==> flow/design.v <==
module sync_fifo (
    input  wire        clk,
    input  wire        reset,
    input  wire        FIFO_WR_EN,
    input  wire        FIFO_RD_EN,
    input  wire [31:0] write_data,
    output reg  [31:0] read_data,
    output wire        FIFO_FULL,
    output wire        FIFO_EMPTY
);
    localparam DEPTH      = 16;
    localparam ADDR_WIDTH = 4;            
    localparam PTR_WIDTH  = ADDR_WIDTH + 1;  
    reg [31:0] mem [0:DEPTH-1];
    reg [PTR_WIDTH-1:0] wr_ptr;    
    reg [PTR_WIDTH-1:0] rd_ptr;
    wire [ADDR_WIDTH-1:0] wr_addr = wr_ptr[ADDR_WIDTH-1:0];
    wire [ADDR_WIDTH-1:0] rd_addr = rd_ptr[ADDR_WIDTH-1:0];
    assign FIFO_EMPTY = (wr_ptr == rd_ptr);
    assign FIFO_FULL =
        (wr_addr == rd_addr) && (wr_ptr[PTR_WIDTH-1] != rd_ptr[PTR_WIDTH-1]);
    always @(posedge clk or posedge reset) begin
        if (reset) begin
            wr_ptr <= 0;
        end else begin
            if (FIFO_WR_EN && !FIFO_FULL) begin
                mem[wr_addr] <= write_data;
                wr_ptr <= wr_ptr + 1;        
            end
        end
    end
    always @(posedge clk or posedge reset) begin
        if (reset) begin
            rd_ptr <= 0;
            read_data <= 0;
        end else begin
            if (FIFO_RD_EN && !FIFO_EMPTY) begin
                read_data <= mem[rd_addr];
                rd_ptr <= rd_ptr + 1;        
            end
        end
    end
endmodule
`timescale 1ns / 1ps
module dma_controller(
    input wire clk,
    input wire reset,
    input wire trigger,
    input wire [4:0] length,
    input wire [31:0] source_address,
    input wire [31:0] destination_add,
    input wire ARREADY,
    input wire [31:0] RDATA,
    input wire RVALID,
    input wire AWREADY,
    input wire WREADY,
    input wire BVALID,
    output reg done,
    output reg [31:0] ARADDR,
    output reg ARVALID,
    output reg RREADY,
    output reg [31:0] AWADDR,
    output reg AWVALID,
    output reg [31:0] WDATA,
    output reg WVALID,
    output reg BREADY
);
    localparam READ_IDLE = 2'b00;
    localparam READ_INIT = 2'b01;
    localparam READ_WAIT = 2'b10;
    localparam READ_DATA = 2'b11;
    localparam WRITE_IDLE = 3'b000;
    localparam WRITE_WAIT = 3'b001;
    localparam WRITE_DATA = 3'b010;
    localparam WRITE_AW_HANDSHAKE = 3'b011;
    localparam WRITE_W_HANDSHAKE = 3'b100;
    localparam WRITE_RESP = 3'b101;
    localparam WRITE_STALL = 3'b110;
    reg [1:0] read_state;
    reg [2:0] write_state;
    reg [4:0] read_count, write_count;
    reg [31:0] current_read_addr, current_write_addr;
    reg [2:0] xfer_words;    
    reg fifo_write_en, fifo_read_en;
    wire fifo_full, fifo_empty;
    wire [31:0] fifo_read_data;
    reg [31:0] fifo_write_data;
    wire read_done, write_done;
    sync_fifo fifo (
        .clk(clk),
        .reset(reset),
        .FIFO_RD_EN(fifo_read_en),
        .FIFO_WR_EN(fifo_write_en),
        .write_data(fifo_write_data),
        .read_data(fifo_read_data),
        .FIFO_FULL(fifo_full),
        .FIFO_EMPTY(fifo_empty)
    );
    assign read_done = (read_count == xfer_words) && !(xfer_words == 0);
    assign write_done = (write_count == xfer_words) && !(xfer_words == 0);
    always @(posedge clk or posedge reset) begin
        if (reset) begin
            done <= 0;
        end
        else if (read_state == READ_IDLE && trigger) begin
            done <= 0;
        end
        else begin
            done <= read_done && write_done;
        end
    end    
    always @(posedge clk or posedge reset) begin
        if (reset) begin
            read_state <= READ_IDLE;
            read_count <= 0;
            xfer_words <= 0;
            ARADDR <= 0;
            ARVALID <= 0;
            RREADY <= 1;
            fifo_write_en <= 0;
        end else begin
            case (read_state)
                READ_IDLE: begin
                    ARADDR <= 0;
                    ARVALID <= 0;
                    if (trigger) begin
                        read_count <= 0;
                        xfer_words <= length[4:2];
                        current_read_addr <= source_address;
                        read_state <= READ_INIT;
                    end    
                end
                READ_INIT: begin
                    fifo_write_en <= 0;
                    if (read_count == xfer_words) begin    
                        read_state <= READ_IDLE;
                    end
                    else if (!fifo_full) begin
                        ARADDR <= current_read_addr;
                        ARVALID <= 1;
                        read_state <= READ_WAIT;
                    end
                end
                READ_WAIT: begin
                    if (ARREADY && ARVALID) begin
                        ARVALID <= 0;
                        read_state <= READ_DATA;
                    end
                end
                READ_DATA: begin
                    if (RVALID && RREADY) begin
                        fifo_write_en <= 1;
                        fifo_write_data <= RDATA;
                        read_count <= read_count + 1;
                        current_read_addr <= current_read_addr + 4;                 
                        read_state <= READ_INIT;
                    end    
                end                      
                default: read_state <= READ_IDLE;
            endcase
        end
    end
    always @(posedge clk or posedge reset) begin
        if (reset) begin
            write_state <= WRITE_IDLE;
            write_count <= 0;
            AWADDR <= 32'b0;            
            WDATA <= 32'b0;            
            AWVALID <= 0;
            WVALID <= 0;
            BREADY <= 1;
            fifo_read_en <= 0;
        end 
        else begin
            case (write_state)
                WRITE_IDLE: begin
                    AWADDR <= 32'b0;
                    WDATA <= 32'b0;
                    AWVALID <= 0;
                    WVALID <= 0;
                    if(!fifo_empty) begin
                        write_count <= 0;
                        current_write_addr <= destination_add;
                        fifo_read_en <= 1;
                        write_state <= WRITE_WAIT;
                    end
                    else if (trigger && read_state == READ_IDLE) begin
                        write_count <= 0;
                    end
                end
                WRITE_WAIT: begin
                    fifo_read_en <= 0;
                    if (write_count == xfer_words) begin   
                        write_state <= WRITE_IDLE;
                    end    
                    else begin
                        write_state <= WRITE_DATA;
                    end
                end
                WRITE_DATA: begin
                        AWADDR <= current_write_addr;
                        AWVALID <= 1;
                        WDATA <= fifo_read_data;
                        WVALID <= 1;
                        write_state <= WRITE_AW_HANDSHAKE;
                end
                WRITE_AW_HANDSHAKE: begin
                    if(AWVALID && AWREADY) begin
                        AWVALID <= 0;
                        write_state <= WRITE_W_HANDSHAKE;
                    end
                end
                WRITE_W_HANDSHAKE: begin
                    if(WVALID && WREADY) begin
                        WVALID <= 0;
                        write_state <= WRITE_RESP;
                    end
                end
                WRITE_RESP: begin
                    if(BVALID && BREADY) begin
                        write_count <= write_count + 1;
                        current_write_addr <= current_write_addr + 4;
                        if (!fifo_empty) begin
                            fifo_read_en <= 1;
                            write_state <= WRITE_WAIT;
                        end
                        else begin
                            write_state <= WRITE_STALL;
                        end
                    end
                end
                WRITE_STALL: begin
                    if (write_count == xfer_words) begin
                        write_state <= WRITE_IDLE;
                    end
                    else if (!fifo_empty) begin
                        fifo_read_en <= 1;
                        write_state <= WRITE_WAIT;
                    end
                end
                default: write_state <= WRITE_WAIT;
            endcase 
        end
    end
endmodule  
## From RTL to reports: dma_controller

The steps from the RTL of dma_controller to its reports follow in flow order.
Line numbers count from 1 in the design file above.
Library cell names are shortened.
The mark - stands for no value.

- Top module: dma_controller
- Clock: clk
- Standard-cell library: sky130hd
- Library corner: tt_025C_1v80

## Word-level counts

Yosys after proc, flatten, opt, wreduce and memory -nomap, before mapping. Print and check cells are not counted. Equal cells are merged and count once.

- Register bits: 770
- Cells after elaboration: 205

- Equal/unequal tests: 56
- Reduce/logical cells: 58
- Multiplexer cells: 48
- $add $sub $neg: 6
- Bitwise operators: 1

Operators with widths:

| operator | number |
|---|---|
| 32-bit case mux with 16-bit select | 1 |
| 32-bit case mux with 2-bit select | 5 |
| 32-bit two-way mux | 6 |
| 3-bit AND reduction | 22 |
| 32-bit by 3-bit adder with 32-bit output with constant B | 2 |
| 4-bit equality test with constant B | 16 |
| 4-bit by 3-bit equality test with 1-bit output with constant B | 8 |
| 5-bit two-way mux | 5 |
| 3-bit case mux with 7-bit select | 1 |
| 2-bit inequality test with constant B | 10 |
| 5-bit by 1-bit adder with 5-bit output with constant B | 4 |
| 5-bit case mux with 2-bit select | 2 |
| 3-bit two-way mux | 6 |
| 4-bit by 2-bit equality test with 1-bit output with constant B | 4 |
| 4-bit AND reduction | 3 |
| 2-bit two-way mux | 6 |
| 1-bit logical AND | 10 |
| 2-bit nonzero test | 5 |
| 5-bit by 3-bit equality test with 1-bit output | 2 |
| 1-bit two-way mux | 10 |
| 3-bit equality test with constant B | 3 |
| 3-bit nonzero test | 3 |
| 1-bit case mux with 3-bit select | 3 |
| 2-bit AND reduction | 4 |
| 4-bit by 1-bit equality test with 1-bit output with constant B | 2 |
| 4-bit zero test | 2 |
| 4-bit nonzero test | 2 |
| 2-bit case mux with 4-bit select | 1 |

Other operator kinds: 15; their cells: 21.

## Logic depth

Yosys ltp: most cells in a row. Word level: on the elaborated netlist, between registers, memories and ports. Mapped: between sequential cells and ports; inverters and the memories' decode and read muxes count.

- Word-level depth: 5
- ABC_AREA: 0
- Gate-level depth with buffers: 10
- Depth with buffers taken out: 7

## After synthesis

Source: synth_stat.txt of the flow (Yosys; design flattened, memories mapped). It holds for the ABC_AREA given above (unset counts as 0); a run with the other value may have another netlist.
The area totals of this step are shown rounded.

- Buffer cells: 147
- Synthesis area: 31200 µm²
- Area of sequential cells: 22500 µm²
- Flip-flop cells: 776
- Cells in the netlist: 2245

Cells by type:

| cell | number |
|---|---|
| edfxtp_1 | 608 |
| dfrtp_1 | 166 |
| nand2_1 | 226 |
| a21oi_1 | 123 |
| nor2_1 | 133 |
| mux2i_1 | 47 |
| a22oi_1 | 62 |
| o21ai_0 | 86 |
| xnor2_1 | 43 |
| a221oi_1 | 42 |
| a22o_1 | 40 |
| clkbuf_1 | 91 |
| xor2_1 | 35 |
| nand2b_1 | 48 |
| nand3_1 | 59 |
| o21ai_1 | 45 |
| nand4_1 | 28 |
| a222oi_1 | 15 |

Other cell types: 55; their cells: 348.
By module: a second synthesis without flattening, with its own total; a netlist apart from the flattened one above.

- Cells (unflattened synthesis): 2175
- Area total of the unflattened synthesis: 31000 µm²

Each row is one instance without its submodules.

By module:

| module | area (µm²) | seq. area (µm²) | instances | cells |
|---|---|---|---|---|
| sync_fifo | 21100 | 16400 | 1 | 1316 |
| dma_controller | 9810 | 6040 | 1 | 859 |

## Path before layout

Source: OpenSTA report_checks on the synthesized netlist (no wires, ideal clock, input and output delay 20% of the period each), path of least setup slack; recovery checks are left aside. Register names are those of the netlist, which keeps one name where synthesis merged equal registers.

- Kind: in2reg
- From: input port reset
- To: register fifo.mem[12][0]
- Input delay: 800 ps
- Slack: -2849 ps
- Driving pins on the path: 3
- Launch time at the first pin: 800 ps
- Clock period: 4000 ps
- Arrival time: 6427 ps
- Delay of the path: 6048 ps
- Data required time: 3579 ps
- Synthesis period reached: 6849 ps

"delay of the path" is the arrival time less input delay plus setup time.
"driving pins on the path": output pins that drive a net of the path, with the launching flip-flop's if there is one; two outputs of one cell count as two.
"synthesis period reached" = period - worst setup slack (recovery checks aside). The figure is calculated, with input and output delays left at 20% of the set period.
The rows between start and end are the longest chain of elaborated cells between them; the timing report does not say that the signal goes this way. Where chains are equally long, one stands for them.
Each line given opens the expression or statement behind the cell; cells for indexed reads and writes are added by Yosys, which also makes memories of some case tables.

- Cells stage by stage: inv_1 > nand3_1 > nor2_1
- Cells in the longest elaborated chain: 2
- Elaborated cells between the ends (all ways): 2
- RTL lines with such cells: 0
- Classes of those cells: logic: 1; reduce/logical: 1

Ends and longest elaborated chain, post-synthesis:

| element | RTL line | source |
|---|---|---|
| start: declaration | 47 | `input wire reset,` |
| 1-bit inverter | - |  |
| 3-bit AND reduction | - |  |
| end: assignment | 27 | `mem[wr_addr] <= write_data;` |
| end: declaration | 14 | `reg [31:0] mem [0:DEPTH-1];` |

## Timing after layout

From the final timing report of stored run 1: the path of least setup slack in the routed layout; clock arrival at registers is part of the times.
The report prints the path's times to 10 ps; the period is as set.

- Kind: reg2reg
- From: register fifo.rd_ptr[2]
- To: register fifo.mem[5][11]
- Slack: 1140 ps
- Driving pins on the path: 7
- Data required time: 4320 ps
- Launch time at the first pin: 630 ps
- Arrival time: 3180 ps
- Clock period: 4000 ps

The rows between start and end are the longest chain of elaborated cells between them; the timing report does not say that the signal goes this way. Where chains are equally long, one stands for them.

- Cells stage by stage: dfrtp_4 > xnor2_1 > and4_1 > a21boi_2 > nand2_1 > nor2_4 > buf_12
- Cells in the longest elaborated chain: 5
- Elaborated cells between the ends (all ways): 5
- Classes of those cells: eq/ne: 1; reduce/logical: 4

Ends and longest elaborated chain, post-layout:

| element | RTL line | source |
|---|---|---|
| start: declaration | 16 | `reg [PTR_WIDTH-1:0] rd_ptr;` |
| start: assignment | 34 | `rd_ptr <= 0;` |
| start: assignment | 39 | `rd_ptr <= rd_ptr + 1;` |
| 4-bit equality test | 21 | `(wr_addr == rd_addr) && (wr_ptr[PTR_WIDTH-1] != rd_ptr[PTR_WIDTH-1]);` |
| 1-bit logical AND | 21 |  |
| 1-bit zero test | 26 | `if (FIFO_WR_EN && !FIFO_FULL) begin` |
| 1-bit logical AND | 26 |  |
| 3-bit AND reduction | - |  |
| end: assignment | 27 | `mem[wr_addr] <= write_data;` |
| end: declaration | 14 | `reg [31:0] mem [0:DEPTH-1];` |

Design dma_controller on sky130hd. What follows are 6 stored runs of the flow, each under its own settings; their order means nothing. The constraints put input and output delay at 20% of the set period each and load the outputs with 0.01 pF.
By "achieved clock period" is meant the clock period of the run minus its worst setup slack. This is arithmetic on one report: input and output delays are still those of the set period (20% each).
"time of the worst setup path": the worst setup path's part of the clock period (all of it between registers, 20% less for each end at a port) less its slack. A launch clock that arrives late makes it longer, a capture clock that arrives late makes it shorter.
By "total power of the final layout" is meant OpenSTA's value without simulated activity: inputs other than the clock are taken to toggle once in ten clock periods, and the tool carries that through the logic.
"time of the worst setup path" is given in steps of 10 ps.
Values from the reports are rounded here.
Settings: n/a = not set for that run.
A result given as n/a is not shown for that run.

| setting or result | stored run 1 | stored run 2 | stored run 3 | stored run 4 | stored run 5 | stored run 6 |
|---|---|---|---|---|---|---|
| CORE_UTILIZATION | 40 | 40 | 29 | 24 | 36 | 61 |
| period_ns | 4.0 | 2.9 | 3.37 | 3.52 | 3.0 | 3.2 |
| CAP_MARGIN | 20 | 20 | 20 | 20 | 30 | 20 |
| CORE_MARGIN | 2 | 2 | 2 | 10 | 2 | 10 |
| SLEW_MARGIN | 20 | 20 | 20 | 25 | 20 | 15 |
| CELL_PAD_IN_SITES_DETAIL_PLACEMENT | n/a | n/a | 1 | n/a | n/a | 2 |
| CORE_ASPECT_RATIO | n/a | n/a | 0.89 | n/a | 1.68 | 1.74 |
| CTS_CLUSTER_SIZE | n/a | n/a | 86 | n/a | 92 | 48 |
| GPL_ROUTABILITY_DRIVEN | n/a | n/a | 1 | 1 | 1 | 0 |
| GPL_TIMING_DRIVEN | n/a | n/a | 0 | n/a | 1 | n/a |
| PLACE_DENSITY_LB_ADDON | n/a | n/a | 0.17 | 0.12 | n/a | n/a |
| SETUP_SLACK_MARGIN | n/a | n/a | 0.63 | n/a | 0.5 | 0.57 |
| CELL_PAD_IN_SITES_GLOBAL_PLACEMENT | n/a | n/a | n/a | 2 | 2 | n/a |
| CTS_CLUSTER_DIAMETER | n/a | n/a | n/a | 245 | 400 | 184 |
| HOLD_SLACK_MARGIN | n/a | n/a | n/a | 0.15 | n/a | n/a |
| MAX_ROUTING_LAYER | n/a | n/a | n/a | met4 | n/a | met4 |
| MIN_ROUTING_LAYER | n/a | n/a | n/a | met2 | n/a | n/a |
| TNS_END_PERCENT | n/a | n/a | n/a | 60 | 100 | 40 |
| ABC_AREA | n/a | n/a | n/a | n/a | 1 | n/a |
| PLACE_DENSITY | n/a | n/a | n/a | n/a | 0.54 | n/a |
| mapped cell area after synthesis (µm²) | 31200 | 31200 | 31200 | 31200 | 33300 | n/a |
| full die area (µm²) | 80200 | 80200 | 110000 | 145000 | 95100 | n/a |
| standard-cell area after routing (µm²) | 37400 | 37900 | 39800 | 39000 | 38100 | n/a |
| utilization after routing (%) | 48.4 | 49.0 | 37.3 | 30.1 | 41.5 | n/a |
| worst setup slack after layout (ps) | 1140 | 251 | 592 | 490 | 600 | n/a |
| total negative setup slack (ps) | 0 | 0 | 0 | 0 | 0 | n/a |
| lowest hold slack (ps) | 461 | 459 | 464 | 451 | 407 | n/a |
| total power of the final layout (mW) | 24.7 | 34.3 | 32.9 | 30.3 | 28.5 | n/a |
| achieved clock period (ps) | 2860 | 2649 | 2778 | 3030 | 2400 | n/a |
| time of the worst setup path (ps) | 2860 | 2650 | 2780 | 3030 | 2400 | n/a |
| critical path type | reg2reg | reg2reg | reg2reg | reg2reg | reg2reg | n/a |

Stored run 6: no results, placement failed with a tool error
